==> flow/design.v <==
`timescale 1ns / 1ps
module add_sub #(parameter WIDTH = 15)(
input signed [WIDTH:0] a,b,
input sel, 
output signed [WIDTH:0] out
);
wire [WIDTH+1:0] sum;
assign sum = sel?a-b:a+b;
assign out = {sum[WIDTH+1],sum[WIDTH-1:0]};
endmodule
`timescale 1ns / 1ps
module mux #(parameter WIDTH = 15)(
input [WIDTH:0] a,b,
input sel,
output [WIDTH:0]out
);
assign out = sel?b:a;
endmodule
`timescale 1ns / 1ps
module shifter#(parameter WIDTH = 15)(
input signed [WIDTH:0] a,
output signed [WIDTH:0] b,
input m , 
input [3:0] i
);
assign b = m? (a)>>>i :((i!=0)?(a)>>>(i-1):a);
endmodule
`timescale 1ns / 1ps
module rom#(parameter WIDTH = 15)(
input clk,
input sel ,
input [3:0] i,
output [WIDTH:0] rom_out
    );
 reg [WIDTH:0] rom_mem [0:19] ;
 initial begin
 rom_mem[0] =  16'b0000010000000000;
 rom_mem[1] =  16'b0000001000000000;
 rom_mem[2] =  16'b0000000100000000;
 rom_mem[3] =  16'b0000000010000000;
 rom_mem[4] =  16'b0000000001000000;
 rom_mem[5] =  16'b0000000000100000;
 rom_mem[6] =  16'b0000000000010000;
 rom_mem[7] =  16'b0000000000001000;
 rom_mem[8] =  16'b0000000000000100;
 rom_mem[9] =  16'b0000000000000010;
 rom_mem[10] =  16'b0000001000110010;
 rom_mem[11] =  16'b0000000100000110;
 rom_mem[12] =  16'b0000000010000001;
 rom_mem[13] =  16'b0000000001000000;
 rom_mem[14] =  16'b0000000000100000;
 rom_mem[15] =  16'b0000000000010000;
 rom_mem[16] =  16'b0000000000001000;
 rom_mem[17] =  16'b0000000000000100;
 rom_mem[18] =  16'b0000000000000010;
 rom_mem[19] =  16'b0000000000000001;
 end   
 assign rom_out = sel?rom_mem[i+9]:rom_mem[i-1];
endmodule
`timescale 1ns / 1ps
module recon_controlpath(
input clk,reset,
output reg selmx,selmy,selmz,
output reg [3:0]  i
);
reg start;
always @ (posedge clk) begin
    if(reset) begin 
        i <= 0;
        selmx <= 0;
        selmy <= 0;
        selmz <= 0; 
        start <= 1;
    end
    else if(start) begin
        if(i!=0) begin
        selmx <= 1;
        selmy <= 1;
        selmz <= 1; 
        end
        if(i != 10) begin
         i <= i+1;
        end
        else if (i==10) begin
            start <= 0;
            i <= 0;
            selmx <= 0;
            selmy <= 0;
            selmz <= 0; 
        end
    end
end
endmodule
`timescale 1ns / 1ps
module recon_datapath#(parameter WIDTH = 15)(
input clk,
input m,div,
input [WIDTH:0] Xo,Yo,Zo ,
input selmx,selmy,selmz,
output reg [WIDTH:0] Xout,Yout, Zout,
input [WIDTH:0] z_rom,
input [3:0] i
);
wire [WIDTH:0] x_mux, y_mux , z_mux;
wire [WIDTH:0] x_asout, y_asout , z_asout; 
wire [WIDTH:0] x_fout;
mux m_x(Xo , Xout , selmx , x_mux);
mux m_y(Yo , Yout , selmy , y_mux);
mux m_z(Zo , Zout , selmz , z_mux);
reg [WIDTH:0] Xi , Yi , Zi;
wire di = div?(~y_mux[15]):z_mux[15];
always @ (posedge clk) begin 
if(i!=0) begin
    Xout <= x_fout;
    Yout <= y_asout;
    Zout <= z_asout;
end
end
wire [WIDTH:0] x_sft, y_sft; 
shifter shftx(x_mux ,x_sft ,m, i);
shifter shfty(y_mux ,y_sft,m, i);
add_sub X_as(x_mux , y_sft ,di, x_asout);
add_sub Y_as(y_mux , x_sft ,di, y_asout);
add_sub Z_as(z_mux , z_rom ,~(di), z_asout);
mux m_xout(x_mux, x_asout , m , x_fout);
endmodule
`timescale 1ns / 1ps
module recon#(parameter WIDTH = 15)(
input clk,reset,m,div,
input [WIDTH:0] Xo, Yo ,Zo,
output [WIDTH:0] Xout , Yout , Zout,
output [3:0] i
);
wire selmx,selmy,selmz;
wire [WIDTH:0] rom_out ;
recon_datapath dt(clk,m,div,Xo,Yo,Zo,selmx, selmy,selmz,Xout, Yout, Zout ,rom_out, i);
recon_controlpath ct(clk,reset,selmx,selmy,selmz,i);
rom rm(clk,m,i,rom_out);
endmodule
`timescale 1ns / 1ps
module latch#(parameter WIDTH=15)(
input [WIDTH:0] Xout,Yout,Zout,
input [3:0] i,
input clk,reset,
output reg [WIDTH:0] X_H,Y_H,Z_H,
input af_en);
always@(posedge clk) begin
    if(reset) begin
        X_H<=16'b0;
        Y_H<=16'b0;
        Z_H<=16'b0;
    end
    else if(i==10&af_en)begin
        X_H<=16'b0000010011010100;
        Y_H<=16'b0;
        Z_H<=Yout;
    end
end
endmodule
`timescale 1ns / 1ps
module ResetLogic#(parameter WIDTH=15 )(
input ext_reset,
input clk,
output reg reset1,reset2,reset3,complete
);
reg [5:0] counter;
always@(posedge clk)begin
    if(ext_reset) begin
        reset1<=1;
        reset2<=1;
        reset3 <=1;
        complete <= 0;
        counter<=0;
    end
    else if(counter==0)begin
        counter<=counter+1;
        reset1<=0;
    end
    else if(counter==11) begin
        reset2<=0;
        counter <= counter + 1;
    end
    else if (counter == 22) begin 
        reset3 <= 0;
        counter <= counter + 1;
    end
    else if(counter ==33) begin
        complete <= 1;
    end
    else if(counter <34) begin 
        counter <= counter + 1;
    end
end
endmodule
`timescale 1ns / 1ps
module Neuron#(parameter WIDTH=15)(
input [WIDTH:0] Xo,Yo,Zo,
input clk,reset,
output [WIDTH:0] Sin_H,Cos_H,Z, 
output reset3,complete,
output [WIDTH:0] Yout,
input af_en
);
wire reset1,reset2;
wire zz;
assign Z=Yout;
wire[WIDTH:0] Xout,Zout;
wire [3:0] i1,i2;
wire [WIDTH:0] X_H,Y_H,Z_H;
reg [3:0] i1_d;
ResetLogic RL(reset,clk,reset1,reset2,reset3,complete);
recon linear(clk,reset1,1'b0,1'b0,Xo, Yo ,Zo,Xout , Yout , Zout, i1);
always @(posedge clk) i1_d <= i1;
latch l1(Xout,Yout,Zout, i1_d,clk,reset1,X_H,Y_H,Z_H,af_en);
recon hyperbolic(clk,reset2,1'b1,1'b0,X_H,Y_H,Z_H,Cos_H,Sin_H,zz,i2);
endmodule
`timescale 1ns / 1ps
module recon_top_level#(parameter WIDTH = 15)( 
input [WIDTH:0] Xo, Zo , Yo,
input clk,
input ext_reset,
input [1:0] sel,
output [WIDTH:0] mac_out,
output [WIDTH:0] f,
input af_en,
output complete
);
wire [WIDTH:0] z, coshz, sinhz;
wire reset3;
Neuron #(WIDTH)inneuron(Xo,Yo,Zo,clk,ext_reset, sinhz,coshz,z,reset3,complete,mac_out,af_en);
wire sign_z=z[WIDTH];
wire [WIDTH:0]relu ;
assign relu=sign_z?0:z;
wire [WIDTH:0] ez, ez_1;
add_sub #(WIDTH) adder1(coshz, sinhz, sel[0], ez);
add_sub #(WIDTH) adder2(ez, 16'b0000010000000000, sel[0], ez_1);
wire [WIDTH:0] w2,w3;
wire [WIDTH:0] divisor , dividend;
mux  #(WIDTH)m1(ez, coshz, sel[0], w2);
mux #(WIDTH) m2(ez_1, sinhz, sel[0], w3);
wire [WIDTH:0] div_out;
assign divisor =  {w3[15], (w3[14:0]>>2) };
assign dividend = {w2[15], (w2[14:0]>>2) };
wire [WIDTH:0] X_divout,Y_divout;
recon #(WIDTH) r_div(
 clk,reset3,1'b0,1'b1,
divisor, dividend ,16'b0,
 X_divout , Y_divout , div_out
);
assign f=sel[1]?(sel[0]?mac_out:relu):div_out;  
endmodule
## Step by step through the tools: recon_top_level

What the tools print for recon_top_level, step after step.
Lines are those of the file above, counted from 1.
Cell names lack the library's common part.
Not given: n/a

| inputs | value |
|---|---|
| top module | recon_top_level |
| clock | clk |
| cell library | sky130hd |
| library corner | tt_025C_1v80 |

## Word level

Counts by Yosys on the flattened word-level netlist (proc, flatten, opt, wreduce; memories kept). Register bits leave out memories and registers merged into their read ports (data or address). Print and check cells are left out. Cells with the same type and inputs are merged into one.
Yosys's memory passes give these memory sizes; they may raise the number of words (mostly to a power of two), join words into wider ones and drop unused or constant bits.

| bit counts | value |
|---|---|
| flip-flop bits (word level) | 199 |
| bits in read-only memories | 660 |
| memories kept | 3 |
| input bits | 53 |
| output and inout port bits | 33 |
| elaborated cells | 165 |

| cells by class | value |
|---|---|
| add/subtract/negate cells | 24 |
| magnitude comparators | 1 |
| equal/unequal tests | 11 |
| shift-type cells | 4 |
| muxes and demuxes | 71 |
| bitwise logic cells | 4 |
| reduce/logical cells | 15 |

Memory list:

| name | words | bits a word | rd ports | write ports | RTL line | source |
|---|---|---|---|---|---|---|
| inneuron.hyperbolic.rm.rom_mem | 20 | 11 | 1 | 0 | 35 | `reg [WIDTH:0] rom_mem [0:19] ;` |
| inneuron.linear.rm.rom_mem | 20 | 11 | 1 | 0 | 35 |  |
| r_div.rm.rom_mem | 20 | 11 | 1 | 0 | 35 |  |

Operator list:

| operator | count |
|---|---|
| 2-to-1 mux 16 bit | 15 |
| adder 16 x 16 -> 17 bit | 8 |
| subtractor 16 x 16 -> 17 bit | 8 |
| 2-to-1 mux 17 bit | 8 |
| >>> shifter 16 x 32 -> 16 bit | 2 |
| 2-to-1 mux 1 bit | 36 |
| >>> shifter 16 x 4 -> 16 bit | 2 |
| 2-to-1 mux 6 bit | 5 |
| 2-to-1 mux 4 bit | 6 |
| adder 16 x 12 -> 17 bit with constant B | 1 |
| equality test 4 bit with constant B | 4 |
| inequality test 4 bit with constant B | 4 |
| nonzero test 4 bit | 4 |
| 2-to-1 mux 15 bit | 1 |
| adder 4 x 1 -> 4 bit with constant B | 3 |
| AND reduction 2 bit | 5 |
| subtractor 4 x 1 -> 5 bit with constant B | 2 |
| nonzero test 2 bit | 3 |
| adder 6 x 1 -> 6 bit with constant B | 1 |
| equality test 6 x 4 -> 1 bit with constant B | 1 |
| equality test 6 x 5 -> 1 bit with constant B | 1 |
| < comparator 6 bit with constant B | 1 |
| equality test 6 bit with constant B | 1 |
| logical NOT 6 bit | 1 |
| adder 4 x 4 -> 5 bit with constant B | 1 |
| AND reduction 4 bit | 1 |
| inverter 1 bit | 3 |
| AND reduction 3 bit | 1 |
| AND 1 bit | 1 |

## Logic depth

Depth = most cells in a row (Yosys ltp): at word level without a register or memory, in the mapped netlist without a sequential cell, where the memories' decode and read muxes count.

| depth | value |
|---|---|
| depth after elaboration | 9 |
| ABC_AREA | 0 |
| gate-level depth with buffers | 42 |
| gate-level depth less buffers | 41 |

## Netlist

The flow's flattened synthesis, as Yosys stat reports it; memories are mapped. The netlist is that of the ABC_AREA named above (0 if unset); the other value can give another one.
The area totals of this step are shown rounded.

| synthesis totals | value |
|---|---|
| cell count | 2447 |
| chip area (Yosys) | 20000 um^2 |
| sequential part of the area | 5400 um^2 |
| flip-flops | 199 |
| buffers | 116 |

Cell types:

| cell | count | total area (um^2) |
|---|---|---|
| edfxtp_1 | 144 | 4.32E+03 |
| ha_1 | 157 | 1.96E+03 |
| xnor2_1 | 133 | 1.16E+03 |
| dfxtp_1 | 55 | 1.1E+03 |
| nand2_1 | 293 | 1.1E+03 |
| a21oi_1 | 218 | 1.09E+03 |
| mux2_2 | 87 | 979.69 |
| o21ai_0 | 168 | 840.806 |
| nor2_1 | 223 | 837.053 |
| mux2i_1 | 62 | 620.595 |
| mux4_2 | 24 | 540.518 |
| xor2_1 | 61 | 534.262 |
| inv_1 | 135 | 506.736 |
| clkbuf_1 | 89 | 334.07 |
| and2_1 | 47 | 294.032 |
| o21a_1 | 34 | 255.245 |
| nand3_1 | 50 | 250.24 |
| nor3_1 | 42 | 210.202 |

Other cell types: 81; their cells: 425.
The figures by module come from a second, unflattened synthesis with its own total; it is not the netlist above.

| second synthesis, totals | value |
|---|---|
| cell total of the unflattened synthesis | 4310 |
| area total of the unflattened synthesis | 37000 um^2 |

Rows give one instance, submodules left out.

By module:

| module | instances | cells | area (um^2) | seq. area (um^2) |
|---|---|---|---|---|
| shifter | 6 | 262 | 2100 | 0.0 |
| add_sub | 9 | 156 | 1100 | 0.0 |
| recon_datapath | 3 | 52 | 1500 | 1400 |
| mux | 12 | 18 | 250 | 0.0 |
| add_sub #(WIDTH=15) | 2 | 151 | 1100 | 0.0 |
| rom | 3 | 87 | 590 | 0.0 |
| recon_controlpath | 3 | 37 | 360 | 160 |
| latch | 1 | 104 | 1000 | 340 |
| ResetLogic | 1 | 54 | 520 | 200 |
| mux #(WIDTH=15) | 2 | 18 | 250 | 0.0 |
| recon_top_level | 1 | 72 | 400 | 0.0 |
| Neuron #(WIDTH=15) | 1 | 22 | 210 | 80 |
| recon #(WIDTH=15) | 1 | 0 | 0.0 | 0.0 |
| recon | 2 | 0 | 0.0 | 0.0 |

## Path before layout

Source: OpenSTA report_checks on the synthesized netlist (no wires, ideal clock, input and output delay 20% of the period each), path of least setup slack; recovery checks are left aside. Register names are those of the netlist, which keeps one name where synthesis merged equal registers.

| timing path after synthesis | value |
|---|---|
| path kind | input to register |
| from | input port sel[0] |
| to | register r_div.dt.Yout[15] |
| period | 8.5 ns |
| input delay | 1.700 ns |
| library setup time | 0.260 ns |
| time at the first pin | 1.700 ns |
| arrival time | 9.216 ns |
| required time | 8.240 ns |
| setup slack | -0.977 ns |
| delay of the path | 7.776 ns |
| stages on the path | 40 |
| path buffers | 3 |
| period reached after synthesis | 9.477 ns |

"delay of the path" is the arrival time less input delay plus setup time.
"stages on the path" counts driving pins, that of a launching flip-flop among them; a cell with two outputs on the path counts twice.
"period reached after synthesis" = period - worst setup slack (recovery checks aside). The figure is calculated, with input and output delays left at 20% of the set period.
The rows between start and end are the longest chain of elaborated cells between them; the timing report does not say that the signal goes this way. Where chains are equally long, one stands for them.
A line is the first line of the expression or statement that the cell stems from. Yosys adds cells for indexed reads and writes and turns some case tables into memories.

| between the ends, after synthesis | value |
|---|---|
| path through | clkbuf_1 -> clkbuf_1 -> buf_1 -> nor2_1 -> xnor2_1 -> ha_1 -> a21oi_1 -> nor3_1 -> a41oi_1 -> a32oi_1 -> xnor2_1 -> inv_1 -> ha_1 -> xnor2_1 -> nand2_1 -> or4_1 -> o211a_1 -> nand2_1 -> [4 not listed] -> ha_1 -> nor2_1 -> a21oi_1 -> fa_1 -> a21o_1 -> a21oi_1 -> o21bai_1 -> a21oi_1 -> nor2b_1 -> o21a_1 -> o31a_1 -> o211a_1 -> o21a_1 -> o21a_1 -> nor2_1 -> nor2_1 -> a21oi_1 -> o21ai_1 |
| cells in the longest elaborated chain | 8 |
| elaborated cells between the ends (all ways) | 11 |
| source lines of those cells | 3 |
| those cells by class | 3 x add/sub; 1 x shift; 7 x mux |

RTL lines, path after synthesis:

| item | RTL line | source |
|---|---|---|
| from (decl) | 222 | `input [1:0] sel,` |
| 2-to-1 mux 17 bit | 8 | `assign sum = sel?a-b:a+b;` |
| adder 16 x 12 -> 17 bit | 8 |  |
| 2-to-1 mux 16 bit (2 in a row) | 17 | `assign out = sel?b:a;` |
| >>> shifter 16 x 32 -> 16 bit | 26 | `assign b = m? (a)>>>i :((i!=0)?(a)>>>(i-1):a);` |
| 2-to-1 mux 16 bit | 26 |  |
| subtractor 16 x 16 -> 17 bit | 8 |  |
| 2-to-1 mux 17 bit | 8 |  |
| to (assign) | 115 | `Yout <= y_asout;` |
| to (decl) | 100 | `output reg [WIDTH:0] Xout,Yout, Zout,` |

Nets of the timed path that keep an RTL name, with a line that drives or declares them; the list need not be complete.

Nets with RTL names, path after synthesis:

| net | RTL line |
|---|---|
| r_div.dt.X_as.a[10] | 17 |

## Timing after layout

From the final timing report of entry C: the path of least setup slack in the routed layout; clock arrival at registers is part of the times.

| timing path after layout | value |
|---|---|
| path kind | input to register |
| from | input port sel[0] |
| to | register r_div.dt.Yout[15] |
| period | 8.5 ns |
| input delay | 1.70 ns |
| library setup time | 0.24 ns |
| time at the first pin | 1.70 ns |
| arrival time | 8.34 ns |
| required time | 8.75 ns |
| setup slack | 0.41 ns |
| stages on the path | 35 |
| path buffers | 4 |

The rows between start and end are the longest chain of elaborated cells between them; the timing report does not say that the signal goes this way. Where chains are equally long, one stands for them.

| between the ends, after layout | value |
|---|---|
| path through | buf_2 -> buf_12 -> buf_4 -> a21oi_1 -> xnor2_1 -> ha_1 -> buf_4 -> nand4_2 -> or3_1 -> nor3_1 -> or3_1 -> and4_1 -> mux2i_1 -> o21ai_0 -> a311oi_2 -> a211o_1 -> a21oi_2 -> ha_1 -> nor2_1 -> a21oi_1 -> fa_2 -> a21o_1 -> a21oi_2 -> o21bai_1 -> a21oi_1 -> nor2b_1 -> o21a_1 -> o31a_1 -> o211a_1 -> o21a_1 -> o21a_1 -> nor2_2 -> nor2_1 -> a21oi_1 -> o21ai_1 |
| cells in the longest elaborated chain | 8 |
| elaborated cells between the ends (all ways) | 11 |
| source lines of those cells | 3 |
| those cells by class | 3 x add/sub; 1 x shift; 7 x mux |

RTL lines, path after layout:

| item | RTL line | source |
|---|---|---|
| from (decl) | 222 | `input [1:0] sel,` |
| 2-to-1 mux 17 bit | 8 | `assign sum = sel?a-b:a+b;` |
| adder 16 x 12 -> 17 bit | 8 |  |
| 2-to-1 mux 16 bit (2 in a row) | 17 | `assign out = sel?b:a;` |
| >>> shifter 16 x 32 -> 16 bit | 26 | `assign b = m? (a)>>>i :((i!=0)?(a)>>>(i-1):a);` |
| 2-to-1 mux 16 bit | 26 |  |
| subtractor 16 x 16 -> 17 bit | 8 |  |
| 2-to-1 mux 17 bit | 8 |  |
| to (assign) | 115 | `Yout <= y_asout;` |
| to (decl) | 100 | `output reg [WIDTH:0] Xout,Yout, Zout,` |

Lab notebook: recon_top_level

recon_top_level through Yosys and OpenROAD on sky130hd: 6 stored runs, unordered, with their settings and measured results. The constraints put input and output delay at 20% of the set period each and load the outputs with 0.01 pF.
"period reached" means the clock period less the worst setup slack. The figure is calculated, with input and output delays left at 20% of the set period.
By "time of the worst setup path" is meant the share of the clock period that the worst setup path is allowed (20% is reserved at inputs, 20% at outputs), minus its slack. Clock arrival times at its registers enter into it.
By "total power after layout" is meant OpenSTA's value without simulated activity: inputs other than the clock are taken to toggle once in ten clock periods, and the tool carries that through the logic.
The measured numbers are rounded.
Among the settings, . means not set for that run.
A result given as . is not shown for that run.

| item | entry A | entry B | entry C | entry D | entry E | entry F |
|---|---|---|---|---|---|---|
| ABC_AREA | 0 | 0 | . | . | . | 1 |
| CELL_PAD_IN_SITES_DETAIL_PLACEMENT | 1 | 2 | . | . | . | 1 |
| CORE_ASPECT_RATIO | 1.4 | 0.82 | . | . | . | . |
| CORE_MARGIN | 6 | 6 | 2 | 2 | 2 | 2 |
| CORE_UTILIZATION | 71 | 71 | 40 | 40 | 40 | 40 |
| GPL_ROUTABILITY_DRIVEN | 0 | 0 | . | . | . | . |
| HOLD_SLACK_MARGIN | 0.11 | 0.11 | . | . | . | . |
| MIN_ROUTING_LAYER | met1 | met1 | . | . | . | . |
| PLACE_DENSITY_LB_ADDON | 0.02 | 0.02 | . | . | . | . |
| SETUP_SLACK_MARGIN | 1.63 | 1.63 | . | . | 1.58 | . |
| SLEW_MARGIN | 40 | 40 | 20 | 20 | 20 | 20 |
| TNS_END_PERCENT | 45 | 45 | . | . | . | 15 |
| period_ns | 12.9 | 12.9 | 8.5 | 8.24 | 8.24 | 8.5 |
| CAP_MARGIN | 20 | 20 | 20 | 20 | 20 | 20 |
| CTS_CLUSTER_DIAMETER | . | 291 | . | . | . | 155 |
| CELL_PAD_IN_SITES_GLOBAL_PLACEMENT | . | . | . | . | . | 2 |
| worst hold slack in the final report (ns) | . | . | 0.46 | 0.46 | 0.46 | 0.45 |
| standard-cell area of the final layout (um^2) | . | . | 23000 | 24000 | 24000 | 22000 |
| period reached (ns) | . | . | 8.093 | 8.041 | 7.776 | 7.748 |
| die size (um^2) | . | . | 52000 | 52000 | 52000 | 50000 |
| total power after layout (W) | . | . | 0.0037 | 0.0039 | 0.004 | 0.0036 |
| setup slack of the worst path (ns) | . | . | 0.41 | 0.20 | 0.46 | 0.75 |
| utilization after layout (%) | . | . | 46 | 48 | 49 | 45 |
| time of the worst setup path (ns) | . | . | 6.39 | 6.39 | 6.13 | 6.05 |
| class of the worst setup path | . | . | input to register | input to register | input to register | input to register |
| total negative setup slack (ns) | . | . | 0.000 | 0.000 | 0.000 | 0.000 |
| chip area after synthesis (Yosys) (um^2) | . | . | 20000 | 20000 | 20000 | 19000 |

Entry A: unfinished; error DPL-0033 in placement
Entry B: unfinished; error DPL-0033 in placement
